==> flow/design.v <==
`default_nettype none
module fifo_16_1024_ft
  (
   input wire        clk,
   input wire        srst,
   input wire [15:0] din,
   input wire        wr_en,
   input wire        rd_en,
   output wire [15:0] dout,
   output wire       full,
   output reg        overflow,
   output wire       empty,
   output wire       valid,
   output reg        underflow,
   output wire       wr_rst_busy,
   output wire       rd_rst_busy
   );
    localparam DEPTH_LOG2 = 4;
    reg [15:0] mem [0:(1<<DEPTH_LOG2)-1];
    reg [DEPTH_LOG2:0] wp;
    reg [DEPTH_LOG2:0] rp;
    assign empty = (wp == rp);
    assign full = (wp[DEPTH_LOG2] != rp[DEPTH_LOG2]) &&
                  (wp[DEPTH_LOG2-1:0] == rp[DEPTH_LOG2-1:0]);
    assign valid = ~empty;
    assign dout = mem[rp[DEPTH_LOG2-1:0]];
    assign wr_rst_busy = 1'b0;
    assign rd_rst_busy = 1'b0;
    always @(posedge clk) begin
	if(wr_en == 1'b1 && full == 1'b0) begin
	    mem[wp[DEPTH_LOG2-1:0]] <= din;
	end
    end
    always @(posedge clk) begin
	if(srst == 1'b1) begin
	    wp <= 0;
	    rp <= 0;
	    overflow <= 1'b0;
	    underflow <= 1'b0;
	end else begin
	    if(wr_en == 1'b1 && full == 1'b0) begin
		wp <= wp + 1'b1;
	    end
	    if(rd_en == 1'b1 && empty == 1'b0) begin
		rp <= rp + 1'b1;
	    end
	    overflow <= wr_en & full;
	    underflow <= rd_en & empty;
	end
    end
endmodule  
`default_nettype wire
`default_nettype none
module ether_rx#(parameter APP_KEY=16'h6000)
(
input wire clk,
input wire reset,
input wire [511:0] recv_data,
input wire recv_valid,
input wire recv_sop,
input wire recv_eop,
input wire [7:0] recv_mty,
output reg [111:0] ether_header_data,
output reg ether_header_valid,
output reg [511:0] ether_data_data,
output reg ether_data_valid,
output reg ether_data_sop,
output reg ether_data_eop,
output reg [7:0] ether_data_mty
);
    enum {IDLE, RECV_ALL, LAST_ONE} state;
    reg [399:0] recv_buf;
    reg [7:0] recv_mty_reg;
    reg ether_data_sop_reg;
    always @(posedge clk) begin
	if(reset == 1'b1) begin
	    state <= IDLE;
	    ether_header_data <= 112'd0;
	    ether_header_valid <= 1'b0;
	    ether_data_data <= 512'd0;
	    ether_data_valid <= 1'b0;
	    ether_data_sop <= 1'b0;
	    ether_data_eop <= 1'b0;
	    ether_data_mty <= 8'd0;
	    recv_buf <= 400'd0;
	    recv_mty_reg <= 8'd0;
	    ether_data_sop_reg <= 1'b0;
	end else begin
	case(state)
	    IDLE: begin
		if(recv_sop == 1'b1 && recv_valid == 1'b1 && recv_data[415:400] == APP_KEY) begin
		    ether_header_data <= recv_data[511:400];
		    ether_header_valid <= 1'b1;
		    if(recv_eop == 1'b1) begin
			ether_data_data <= {recv_data[399:0], 112'd0};
			ether_data_eop <= 1'b1;
			ether_data_sop <= 1'b1;
			ether_data_valid <= 1'b1;
			ether_data_mty <= recv_mty + 14;
			state <= IDLE;
		    end else begin
			ether_data_valid <= 1'b0;
			ether_data_sop_reg <= 1'b1;
			recv_buf <= recv_data[399:0];
			state <= RECV_ALL;
		    end
		end else begin
		    ether_header_data <= 112'd0;
		    ether_header_valid <= 1'b0;
		    ether_data_data <= 512'd0;
		    ether_data_valid <= 1'b0;
		    ether_data_sop <= 1'b0;
		    ether_data_eop <= 1'b0;
		    ether_data_mty <= 8'd0;
		    recv_buf <= 400'd0;
		    recv_mty_reg <= 8'd0;
		    ether_data_sop_reg <= 1'b0;
		end
	    end
	    RECV_ALL: begin
		if(recv_valid == 1'b1) begin
		    ether_data_data <= {recv_buf[399:0], recv_data[511:400]};
		    ether_data_valid <= 1'b1;
		    ether_data_sop <= ether_data_sop_reg;
		    ether_data_sop_reg <= 1'b0;
		    recv_buf <= recv_data[399:0];
		    if(recv_eop == 1'b1) begin
			if(recv_mty >= 50) begin
			    ether_data_mty <= recv_mty - 50;
			    ether_data_eop <= 1'b1;
			    state <= IDLE;
			end else begin
			    ether_data_eop <= 1'b0;
			    recv_mty_reg <= recv_mty + 14;
			    state <= LAST_ONE;
			end
		    end
		end else begin
		    ether_data_valid <= 1'b0;
		end
	    end
	    LAST_ONE: begin
		ether_data_data <= {recv_buf, 112'h0};
		ether_data_valid <= 1'b1;
		ether_data_eop <= 1'b1;
		ether_data_sop <= 1'b0;
		ether_data_mty <= recv_mty_reg;
		state <= IDLE;
	    end
	    default: begin
		state <= IDLE;
	    end
	endcase
	end
    end
endmodule  
`default_nettype wire
`default_nettype none
module ether_tx
(
input wire clk,
input wire reset,
input wire [111:0] ether_header_data,
input wire ether_header_valid,
input wire [511:0] ether_data_data,
input wire ether_data_valid,
input wire ether_data_sop,
input wire ether_data_eop,
input wire [7:0] ether_data_mty,
output reg [511:0] send_data,
output reg send_valid,
output reg send_sop,
output reg send_eop,
output reg [7:0] send_mty
);
    enum {IDLE, RECV_ALL, LAST_ONE} state;
    reg [399:0] send_buf;
    reg [7:0] send_mty_reg;
    always @(posedge clk) begin
	if(reset == 1'b1) begin
	    state <= IDLE;
	    send_data <= 512'd0;
	    send_valid <= 1'b0;
	    send_sop <= 1'b0;
	    send_eop <= 1'b0;
	    send_mty <= 8'd0;
	    send_buf <= 112'd0;
	    send_mty_reg <= 8'd0;
	end else begin
	case(state)
	    IDLE: begin
		if(ether_header_valid == 1'b1 && ether_data_sop == 1'b1 && ether_data_valid == 1'b1) begin
		    send_data <= {ether_header_data, ether_data_data[511:112]};
		    send_valid <= 1'b1;
		    send_sop <= 1'b1;
		    send_buf <= ether_data_data[111:0];
		    if(ether_data_eop == 1'b1) begin
			if(ether_data_mty >= 14) begin
			    send_mty <= ether_data_mty - 14;
			    send_eop <= 1'b1;
			    state <= IDLE;
			end else begin
			    send_mty_reg <= ether_data_mty + 50;
			    send_eop <= 1'b0;
			    state <= LAST_ONE;
			end
		    end else begin
			send_eop <= 1'b0;
			state <= RECV_ALL;
		    end
		end else begin
		    send_data <= 512'd0;
		    send_valid <= 1'b0;
		    send_sop <= 1'b0;
		    send_eop <= 1'b0;
		    send_mty <= 8'd0;
		    send_buf <= 112'd0;
		    send_mty_reg <= 8'd0;
		end
	    end
	    RECV_ALL: begin
		if(ether_data_valid == 1'b1) begin
		    send_data <= {send_buf, ether_data_data[511:112]};
		    send_valid <= 1'b1;
		    send_sop <= 1'b0;
		    send_buf <= ether_data_data[111:0];
		    if(ether_data_eop == 1'b1) begin
			if(ether_data_mty >= 14) begin
			    send_mty <= ether_data_mty - 14;
			    send_eop <= 1'b1;
			    state <= IDLE;
			end else begin
			    send_mty_reg <= ether_data_mty + 50;
			    send_eop <= 1'b0;
			    state <= LAST_ONE;
			end
		    end
		end else begin
		    send_valid <= 1'b0;
		end
	    end
	    LAST_ONE: begin
		send_data <= {send_buf, 400'd0};
		send_valid <= 1'b1;
		send_eop <= 1'b1;
		send_sop <= 1'b0;
		send_mty <= send_mty_reg;
		state <= IDLE;
	    end
	    default: begin
		state <= IDLE;
	    end
	endcase
	end
    end
endmodule  
`default_nettype wire
`default_nettype none
module cmac_usplus_emitter
  (
   input wire clk,
   input wire reset,
   input wire [511:0] din_data,
   input wire din_valid,
   input wire din_sop,
   input wire din_eop,
   input wire [7:0] din_mty,
   output reg [511:0] dout_data,
   output reg dout_valid,
   output wire dout_kick,
   output wire [13:0] dout_bytes,
   input wire cmac_busy,
   input wire cmac_done,
   input wire cmac_tx_rdy
   );
    reg[7:0] data_ready_state;
    reg dout_ready;
    reg [15:0] dout_count;
    always @(posedge clk) begin
	if(reset == 1'b1) begin
	    dout_valid <= 1'b0;
	    dout_ready <= 1'b0;
	    dout_count <= 16'd0;
	    data_ready_state <= 8'd0;
	end else begin
	    dout_data <= din_data;
	    dout_valid <= din_valid;
	    if(data_ready_state == 0) begin
		if(din_valid == 1 && din_sop == 1) begin
		    if(din_eop == 1) begin
			dout_ready <= 1;
			dout_count <= 64 - din_mty;
		    end else begin
			dout_ready <= 0;
			dout_count <= 64;
			data_ready_state <= data_ready_state + 1;
		    end
		end else begin
		    dout_ready <= 0;
		end
	    end else if(data_ready_state == 1) begin
		if(din_valid == 1) begin
		    if(din_eop == 1) begin
			dout_ready <= 1;
			dout_count <= dout_count + (64 - din_mty);
			data_ready_state <= 0;
		    end else begin
			dout_ready <= 0;
			dout_count <= dout_count + 64;
		    end
		end else begin
		    dout_ready <= 0;
		end
	    end else begin
		dout_ready <= 0;
	    end
	end
    end
    reg fifo_rd;
    wire [15:0] fifo_q;
    wire fifo_full, fifo_empty;
    wire fifo_valid;
    wire fifo_overflow, fifo_underflow;
    wire fifo_wr_rst_busy, fifo_rd_rst_busy;
    fifo_16_1024_ft fifo_i(.clk(clk),
			   .srst(reset),
			   .din(dout_count),
			   .wr_en(dout_ready),
			   .rd_en(fifo_rd),
			   .dout(fifo_q),
			   .full(fifo_full),
			   .overflow(fifo_overflow),
			   .empty(fifo_empty),
			   .valid(fifo_valid),
			   .underflow(fifo_underflow),
			   .wr_rst_busy(fifo_wr_rst_busy),
			   .rd_rst_busy(fifo_rd_rst_busy));
    reg [7:0] kick_state;
    reg kick_reg;
    reg [13:0] bytes_reg;
    assign dout_kick = kick_reg;
    assign dout_bytes = bytes_reg;
    always @(posedge clk) begin
	if(reset == 1'b1) begin
	    kick_reg <= 1'b0;
	    bytes_reg <= 14'd0;
	    kick_state <= 8'd0;
	    fifo_rd <= 1'b0;
	end else begin
	    case(kick_state)
		0 : begin
		    if(fifo_valid && cmac_tx_rdy) begin
			kick_reg <= 1'b1;
			kick_state <= kick_state + 1;
			bytes_reg <= fifo_q[13:0];
			fifo_rd <= 1'b1;
		    end else begin
			kick_reg <= 1'b0;
			fifo_rd <= 1'b0;
		    end
		end
		1 : begin
		    fifo_rd <= 1'b0;
		    if(cmac_busy == 1'b1) begin  
			kick_reg <= 1'b0;
			kick_state <= kick_state + 1;
		    end
		end
		2 : begin
		    if(cmac_done == 1'b1) begin  
			kick_state <= 0;
		    end
		end
		default: begin
		    kick_state <= 0;
		    kick_reg <= 1'b0;
		    fifo_rd <= 1'b0;
		end
	    endcase  
	end
    end
endmodule  
`default_nettype wire
`default_nettype none
module ether_echo
  (
   input wire         clk,
   input wire         reset,
   input wire [127:0] rx_dataout0,
   input wire [127:0] rx_dataout1,
   input wire [127:0] rx_dataout2,
   input wire [127:0] rx_dataout3,
   input wire         rx_enaout0,
   input wire         rx_sopout0,
   input wire         rx_eopout0,
   input wire         rx_eopout1,
   input wire         rx_eopout2,
   input wire         rx_eopout3,
   input wire [3:0]   rx_mtyout0,
   input wire [3:0]   rx_mtyout1,
   input wire [3:0]   rx_mtyout2,
   input wire [3:0]   rx_mtyout3,
   output wire [511:0] send_data,
   output wire         send_valid,
   output wire         send_sop,
   output wire         send_eop,
   output wire [7:0]   send_mty,
   output wire         tx_kick,
   output wire [13:0]  tx_bytes,
   input wire          cmac_busy,
   input wire          cmac_done,
   input wire          cmac_tx_rdy
   );
    wire [7:0] recv_mty = rx_eopout3 == 1'b1 ? rx_mtyout3
	       : rx_eopout2 == 1'b1 ? rx_mtyout2 + 8'd16
	       : rx_eopout1 == 1'b1 ? rx_mtyout1 + 8'd32
	       : rx_eopout0 == 1'b1 ? rx_mtyout0 + 8'd48
               : 8'd0;
    wire [111:0] ether_header_data;
    wire         ether_header_valid;
    wire [511:0] ether_data_data;
    wire         ether_data_valid;
    wire         ether_data_sop;
    wire         ether_data_eop;
    wire [7:0]   ether_data_mty;
    ether_rx#(.APP_KEY(16'h3434)) ether_rx_i
      (
       .clk(clk),
       .reset(reset),
       .recv_data({rx_dataout0, rx_dataout1, rx_dataout2, rx_dataout3}),
       .recv_valid(rx_enaout0),
       .recv_sop(rx_sopout0),
       .recv_eop(rx_eopout0 || rx_eopout1 || rx_eopout2 || rx_eopout3),
       .recv_mty(recv_mty),
       .ether_header_data(ether_header_data),
       .ether_header_valid(ether_header_valid),
       .ether_data_data(ether_data_data),
       .ether_data_valid(ether_data_valid),
       .ether_data_sop(ether_data_sop),
       .ether_data_eop(ether_data_eop),
       .ether_data_mty(ether_data_mty)
       );
    ether_tx ether_tx_i
      (
       .clk(clk),
       .reset(reset),
       .ether_header_data({ether_header_data[63:16], ether_header_data[111:64], ether_header_data[15:0]}),  
       .ether_header_valid(ether_header_valid),
       .ether_data_data(ether_data_data),
       .ether_data_valid(ether_data_valid),
       .ether_data_sop(ether_data_sop),
       .ether_data_eop(ether_data_eop),
       .ether_data_mty(ether_data_mty),
       .send_data(send_data),
       .send_valid(send_valid),
       .send_sop(send_sop),
       .send_eop(send_eop),
       .send_mty(send_mty)
       );
    cmac_usplus_emitter cmac_usplus_emitter_i
      (
       .clk(clk),
       .reset(reset),
       .din_data(send_data),
       .din_valid(send_valid),
       .din_sop(send_sop),
       .din_eop(send_eop),
       .din_mty(send_mty),
       .dout_data(),
       .dout_valid(),
       .dout_kick(tx_kick),
       .dout_bytes(tx_bytes),
       .cmac_busy(cmac_busy),
       .cmac_done(cmac_done),
       .cmac_tx_rdy(cmac_tx_rdy)
       );
endmodule  
`default_nettype wire
* Reports on ether_echo
Tool output for the design above before and after an edit, in the order of the flow.
"before" refers to lines of the RTL above, "after" to lines of the edited file.
"change": "after" minus "before" as printed here.
Library cell names are shortened.
A cell with -- has no value.
- Top :: ether_echo
- Clock :: clk
- Cell library :: sky130hd
- Timing corner :: tt_025C_1v80

* Diff
Unified diff, file above to edited file.
A script made this edit; it was not meant as an optimisation.
#+begin_src diff
@@ -413,5 +413,5 @@
    );
     wire [7:0] recv_mty = rx_eopout3 == 1'b1 ? rx_mtyout3
-	       : rx_eopout2 == 1'b1 ? rx_mtyout2 + 8'd16
+	       : rx_eopout2 == 1'b1 ? rx_mtyout2 | 8'd16
 	       : rx_eopout1 == 1'b1 ? rx_mtyout1 + 8'd32
 	       : rx_eopout0 == 1'b1 ? rx_mtyout0 + 8'd48
#+end_src

* Word level
Yosys after proc, flatten, opt, wreduce and memory -nomap, before mapping. Memory bits, and registers merged into a memory's read port (data or address), are not among the register bits. Print and check cells are not counted. Equal cells are merged and count once.
Yosys's memory passes give these memory sizes; they may raise the number of words (mostly to a power of two), join words into wider ones and drop unused or constant bits.
** Storage and ports
- register bits after elaboration :: before 1797, after 1797, change 0
- latch bits :: before 0, after 0, change 0
- RAM bits :: before 256, after 256, change 0
- ROM bits :: before 0, after 0, change 0
- clocked read ports x word width :: before 16, after 16, change 0
- memories kept :: before 1, after 1, change 0
- input bits :: before 539, after 539, change 0
- output and inout port bits :: before 538, after 538, change 0
- elaborated cells :: before 220, after 219, change -1
** Cells by class
- add/sub/neg operators :: before 14, after 13, change -1
- multiply operators :: before 0, after 0, change 0
- div/mod/pow operators :: before 0, after 0, change 0
- $lt $le $gt $ge :: before 2, after 2, change 0
- equality and inequality tests :: before 27, after 27, change 0
- shifts and indexed selects :: before 0, after 0, change 0
- multiplexer cells :: before 108, after 108, change 0
- bitwise operators :: before 3, after 3, change 0
- reduce/logical cells :: before 38, after 38, change 0
** Memories
- words x width with read and write ports :: before cmac_usplus_emitter_i.fifo_i.mem 16 x 16 bit 1R1W, after cmac_usplus_emitter_i.fifo_i.mem 16 x 16 bit 1R1W
** Operator list
- adder 4 x 5 -> 6 bit with constant B :: before 1, after 0, change -1
- two-way mux 1 bit :: before 30, after 30, change 0
- two-way mux 8 bit :: before 26, after 26, change 0
- logical AND 1 bit :: before 9, after 9, change 0
- inequality test 2 bit with constant B :: before 8, after 8, change 0
- two-way mux 16 bit :: before 7, after 7, change 0
- two-way mux 32 bit :: before 7, after 7, change 0
- parallel mux 1 bit (select 3 bit) :: before 7, after 7, change 0
- AND reduction 3 bit :: before 7, after 7, change 0
- inequality test 2 x 1 -> 1 bit with constant B :: before 6, after 6, change 0
- two-way mux 512 bit :: before 5, after 5, change 0
- nonzero test 2 bit :: before 5, after 5, change 0
- two-way mux 7 bit :: before 4, after 4, change 0
- AND reduction 2 bit :: before 4, after 4, change 0
- logical OR 1 bit :: before 3, after 3, change 0
- two-way mux 112 bit :: before 3, after 3, change 0
- two-way mux 400 bit :: before 3, after 3, change 0
- NOT 1 bit :: before 3, after 3, change 0
- parallel mux 8 bit (select 3 bit) :: before 3, after 3, change 0
- AND reduction 5 bit :: before 3, after 3, change 0
- adder 4 x 6 -> 7 bit with constant B :: before 2, after 2, change 0
- adder 5 x 1 -> 5 bit with constant B :: before 2, after 2, change 0
- adder 8 x 1 -> 8 bit with constant B :: before 2, after 2, change 0
- == test 32 x 1 -> 1 bit with constant B :: before 2, after 2, change 0
- == test 32 x 2 -> 1 bit with constant B :: before 2, after 2, change 0
- == test 8 x 1 -> 1 bit with constant B :: before 2, after 2, change 0
- zero test 32 bit :: before 2, after 2, change 0
- zero test 8 bit :: before 2, after 2, change 0
Not every row of either side is listed.

* Logic depth
Depth = most cells in a row (Yosys ltp): at word level without a register or memory, in the mapped netlist without a sequential cell, where the memories' decode and read muxes count.
** Depth
- depth in word-level cells :: before 10, after 10, change 0
- ABC_AREA :: before 0, after 0
- gate-level depth with buffers :: before 14, after 12, change -2
- depth with buffers taken out :: before 14, after 12, change -2

* Netlist
Source: synth_stat.txt of the flow (Yosys; design flattened, memories mapped). It holds for the ABC_AREA given above (unset counts as 0); a run with the other value may have another netlist.
** Cell types
- nor3_1 :: before 427, after 59, change -368
- nor3_2 :: before 0, after 358, change +358
- clkbuf_1 :: before 542, after 484, change -58
- buf_6 :: before 0, after 47, change +47
- buf_4 :: before 3, after 40, change +37
- nor2_1 :: before 729, after 705, change -24
- nand2_1 :: before 1091, after 1114, change +23
- a221oi_1 :: before 408, after 392, change -16
- buf_1 :: before 44, after 28, change -16
- mux2i_1 :: before 24, after 10, change -14
- o31ai_1 :: before 2, after 12, change +10
- a221oi_2 :: before 0, after 10, change +10
- a22o_1 :: before 0, after 10, change +10
- a21oi_1 :: before 953, after 960, change +7
- buf_2 :: before 215, after 208, change -7
- o21ai_0 :: before 38, after 31, change -7
- a22oi_1 :: before 240, after 234, change -6
- nand2b_1 :: before 116, after 110, change -6
Not every row of either side is listed.
** Mapped netlist
- cell count :: before 8245, after 8262, change +17
- cell area after synthesis (mm²) :: before 0.074589, after 0.0770989, change +0.0025099
- sequential part of the area (mm²) :: before 0.0417601, after 0.0417601, change 0.0000000
- mapped flip-flops :: before 1974, after 1974, change 0
- buffers :: before 804, after 808, change +4
By module: a second synthesis without flattening, with its own total; a netlist apart from the flattened one above.
** Second synthesis, totals
- cells (unflattened synthesis) :: before 7400, after 7341, change -59
- area (unflattened synthesis) (mm²) :: before 0.0880557, after 0.0882134, change +0.0001577
Rows give one instance, submodules left out.
** By module, before
- ether_rx (APP_KEY=13364) :: times used 1, cells 3727, area 0.0369204 mm², sequential area 0.0209801 mm²
- ether_tx :: times used 1, cells 2240, area 0.0220061 mm², sequential area 0.0129324 mm²
- cmac_usplus_emitter :: times used 1, cells 882, area 0.0183751 mm², sequential area 0.0163757 mm²
- fifo_16_1024_ft :: times used 1, cells 527, area 0.0106077 mm², sequential area 0.0080077 mm²
- ether_echo :: times used 1, cells 24, area 0.0001464 mm², sequential area 0 mm²
** By module, after
- ether_rx (APP_KEY=13364) :: times used 1, cells 3727, area 0.0369204 mm², sequential area 0.0209801 mm²
- ether_tx :: times used 1, cells 2240, area 0.0220061 mm², sequential area 0.0129324 mm²
- cmac_usplus_emitter :: times used 1, cells 882, area 0.0183751 mm², sequential area 0.0163757 mm²
- fifo_16_1024_ft :: times used 1, cells 468, area 0.0107653 mm², sequential area 0.0080077 mm²
- ether_echo :: times used 1, cells 24, area 0.0001464 mm², sequential area 0 mm²

* Worst setup path after synthesis
OpenSTA on the mapped netlist: ideal clock, no wires. The path of least setup slack (recovery checks aside). Input and output delay are each 20% of the period. Register names are those of the netlist, which keeps one name where synthesis merged equal registers.
** Timing after synthesis
- path kind :: before register to register, after register to register
- from :: before reg ether_tx_i.send_mty[0], after reg ether_tx_i.send_mty[0]
- to :: before reg cmac_usplus_emitter_i.dout_count[13], after reg cmac_usplus_emitter_i.dout_count[13]
- period (ns) :: before 4.0, after 4.0, change 0.0
- library setup time (ns) :: before 0.146, after 0.127, change -0.019
- launch time at the first pin (ns) :: before 0.000, after 0.000, change 0.000
- data arrival time (ns) :: before 2.812, after 2.910, change +0.098
- data required time (ns) :: before 3.854, after 3.873, change +0.019
- slack (ns) :: before 1.042, after 0.963, change -0.079
- delay of the path (ns) :: before 2.958, after 3.037, change +0.079
- driving pins on the path :: before 15, after 13, change -2
- path buffers :: before 0, after 0, change 0
- synthesis period reached (ns) :: before 2.958, after 3.037, change +0.079
"delay of the path" is the arrival time less input delay plus setup time.
"driving pins on the path": output pins that drive a net of the path, with the launching flip-flop's if there is one; two outputs of one cell count as two.
"synthesis period reached" is the clock period less the worst setup slack; recovery checks do not enter. This is arithmetic on one report: input and output delays are still those of the set period (20% each).
The rows between start and end are the longest chain of elaborated cells between them; the timing report does not say that the signal goes this way. Where chains are equally long, one stands for them.
A line is the first line of the expression or statement that the cell stems from. Yosys adds cells for indexed reads and writes and turns some case tables into memories.
A register here has more assigning lines than the two given.
Between the ends, after synthesis, before:
- Cells stage by stage :: dfxtp_1 > inv_1 > ha_1 > nor3b_1 > nand2_1 > a21oi_1 > inv_1 > ha_1 > nand2_1 > o21ai_0 > a22oi_1 > and2_1 > or3_1 > nand4_1 > a31oi_1
- Length of the longest elaborated chain :: 6
- Elaborated cells between the ends (all ways) :: 8
- Those cells by class :: add/sub: 2; mux: 6
** Ends and longest elaborated chain, after synthesis, before
- start, declared :: line 174 : output reg [7:0] send_mty
- start, assigned :: line 199 : send_mty <= ether_data_mty - 14;
- start, assigned :: line 229 : send_mty <= ether_data_mty - 14;
- subtractor 7 x 8 -> 9 bit :: line 305 : dout_count <= dout_count + (64 - din_mty);
- adder 16 bit :: line 305
- two-way mux 16 bit :: line 303 : if(din_eop == 1) begin
- two-way mux 16 bit :: line 302 : if(din_valid == 1) begin
- two-way mux 16 bit :: line 301 : end else if(data_ready_state == 1) begin
- two-way mux 16 bit :: line 288 : if(data_ready_state == 0) begin
- end, assigned :: line 292 : dout_count <= 64 - din_mty;
- end, assigned :: line 305
- end, declared :: line 278 : reg [15:0] dout_count;
Between the ends, after synthesis, after:
- Cells stage by stage :: dfxtp_1 > inv_1 > ha_1 > or3b_2 > o31a_1 > or2_2 > ha_1 > a21o_1 > a31oi_1 > o21bai_1 > nor2b_1 > mux2i_1 > a31oi_1
- Length of the longest elaborated chain :: 6
- Elaborated cells between the ends (all ways) :: 8
- Those cells by class :: add/sub: 2; mux: 6
** Ends and longest elaborated chain, after synthesis, after
- start, declared :: line 174 : output reg [7:0] send_mty
- start, assigned :: line 199 : send_mty <= ether_data_mty - 14;
- start, assigned :: line 229 : send_mty <= ether_data_mty - 14;
- subtractor 7 x 8 -> 9 bit :: line 305 : dout_count <= dout_count + (64 - din_mty);
- adder 16 bit :: line 305
- two-way mux 16 bit :: line 303 : if(din_eop == 1) begin
- two-way mux 16 bit :: line 302 : if(din_valid == 1) begin
- two-way mux 16 bit :: line 301 : end else if(data_ready_state == 1) begin
- two-way mux 16 bit :: line 288 : if(data_ready_state == 0) begin
- end, assigned :: line 292 : dout_count <= 64 - din_mty;
- end, assigned :: line 305
- end, declared :: line 278 : reg [15:0] dout_count;

* Path in the finished layout
From the final timing report of each run of set A: the path of least setup slack in the routed layout; clock arrival at registers is part of the times.
** Timing after layout
- path kind :: before register to register, after register to register
- from :: before reg ether_tx_i.send_mty[0], after reg ether_tx_i.send_mty[0]
- to :: before reg cmac_usplus_emitter_i.dout_count[13], after reg cmac_usplus_emitter_i.dout_count[9]
- period (ns) :: before 4.0, after 4.0, change 0.0
- library setup time (ns) :: before 0.11, after 0.14, change +0.03
- launch time at the first pin (ns) :: before 0.85, after 0.84, change -0.01
- data arrival time (ns) :: before 4.28, after 4.08, change -0.20
- data required time (ns) :: before 4.73, after 4.70, change -0.03
- slack (ns) :: before 0.45, after 0.63, change +0.18
- driving pins on the path :: before 15, after 12, change -3
- path buffers :: before 0, after 0, change 0
The rows between start and end are the longest chain of elaborated cells between them; the timing report does not say that the signal goes this way. Where chains are equally long, one stands for them.
A register here has more assigning lines than the two given.
Between the ends, after layout, before:
- Cells stage by stage :: dfxtp_1 > inv_1 > ha_1 > nor3b_1 > nand2_1 > a21oi_1 > inv_1 > ha_1 > nand2_1 > o21ai_0 > a22oi_1 > and2_1 > or3_1 > nand4_1 > a31oi_1
- Length of the longest elaborated chain :: 6
- Elaborated cells between the ends (all ways) :: 8
- Those cells by class :: add/sub: 2; mux: 6
** Ends and longest elaborated chain, after layout, before
- start, declared :: line 174 : output reg [7:0] send_mty
- start, assigned :: line 199 : send_mty <= ether_data_mty - 14;
- start, assigned :: line 229 : send_mty <= ether_data_mty - 14;
- subtractor 7 x 8 -> 9 bit :: line 305 : dout_count <= dout_count + (64 - din_mty);
- adder 16 bit :: line 305
- two-way mux 16 bit :: line 303 : if(din_eop == 1) begin
- two-way mux 16 bit :: line 302 : if(din_valid == 1) begin
- two-way mux 16 bit :: line 301 : end else if(data_ready_state == 1) begin
- two-way mux 16 bit :: line 288 : if(data_ready_state == 0) begin
- end, assigned :: line 292 : dout_count <= 64 - din_mty;
- end, assigned :: line 305
- end, declared :: line 278 : reg [15:0] dout_count;
Between the ends, after layout, after:
- Cells stage by stage :: dfxtp_1 > inv_1 > ha_1 > or3b_2 > o31a_1 > or2_2 > ha_1 > a21o_1 > a31oi_1 > a211oi_1 > nor4b_1 > nor3_1
- Length of the longest elaborated chain :: 6
- Elaborated cells between the ends (all ways) :: 8
- Those cells by class :: add/sub: 2; mux: 6
** Ends and longest elaborated chain, after layout, after
- start, declared :: line 174 : output reg [7:0] send_mty
- start, assigned :: line 199 : send_mty <= ether_data_mty - 14;
- start, assigned :: line 229 : send_mty <= ether_data_mty - 14;
- subtractor 7 x 8 -> 9 bit :: line 305 : dout_count <= dout_count + (64 - din_mty);
- adder 16 bit :: line 305
- two-way mux 16 bit :: line 303 : if(din_eop == 1) begin
- two-way mux 16 bit :: line 302 : if(din_valid == 1) begin
- two-way mux 16 bit :: line 301 : end else if(data_ready_state == 1) begin
- two-way mux 16 bit :: line 288 : if(data_ready_state == 0) begin
- end, assigned :: line 292 : dout_count <= 64 - din_mty;
- end, assigned :: line 305
- end, declared :: line 278 : reg [15:0] dout_count;

* Flow runs
Runs of the flow (Yosys, OpenROAD) on both versions; the two runs of a pair have the same settings. The constraints put input and output delay at 20% of the set period each and load the outputs with 0.01 pF.
Settings, set A:
- CORE_UTILIZATION :: 40
- period_ns :: 4.0
- CAP_MARGIN :: 20
- CORE_MARGIN :: 2
- SLEW_MARGIN :: 20
** Results, set A
- netlist area reported by Yosys (mm²) :: before 0.074589, after 0.0770989, change +0.0025099
- overall die area (mm²) :: before 0.189943, after 0.196276, change +0.006333
- standard-cell area of the final layout (mm²) :: before 0.0951825, after 0.0979827, change +0.0028002
- utilization in the final report :: before 0.513, after 0.51, change -0.003
- worst setup slack after layout (ns) :: before 0.448, after 0.628, change +0.180
- post-route setup TNS (ns) :: before 0.000, after 0.000, change 0.000
- post-route worst hold slack (ns) :: before 0.434, after 0.416, change -0.018
- total power of the final layout (µW) :: before 41674, after 41858, change +184
- achieved period (ns) :: before 3.552, after 3.372, change -0.180
Settings, set B:
- ABC_AREA :: 1
- CORE_MARGIN :: 4
- CORE_UTILIZATION :: 51
- GPL_TIMING_DRIVEN :: 0
- PLACE_DENSITY_LB_ADDON :: 0.28
- SETUP_SLACK_MARGIN :: 0.65
- period_ns :: 4.86
- CAP_MARGIN :: 20
- SLEW_MARGIN :: 20
** Results, set B
- netlist area reported by Yosys (mm²) :: before 0.0773842, after 0.0793874, change +0.0020032
- overall die area (mm²) :: before 0.15803, after 0.162038, change +0.004008
- standard-cell area of the final layout (mm²) :: before 0.0977212, after 0.0997319, change +0.0020107
- utilization in the final report :: before 0.65, after 0.646, change -0.004
- worst setup slack after layout (ns) :: before 1.056, after 0.723, change -0.333
- post-route setup TNS (ns) :: before 0.000, after 0.000, change 0.000
- post-route worst hold slack (ns) :: before 0.433, after 0.440, change +0.007
- total power of the final layout (µW) :: before 33249, after 34452, change +1203
- achieved period (ns) :: before 3.804, after 4.137, change +0.333
"achieved period" = clock period - worst setup slack. The figure is calculated, with input and output delays left at 20% of the set period.
"total power of the final layout" rests on the timing tool's default activity at the inputs, not on a simulated workload.
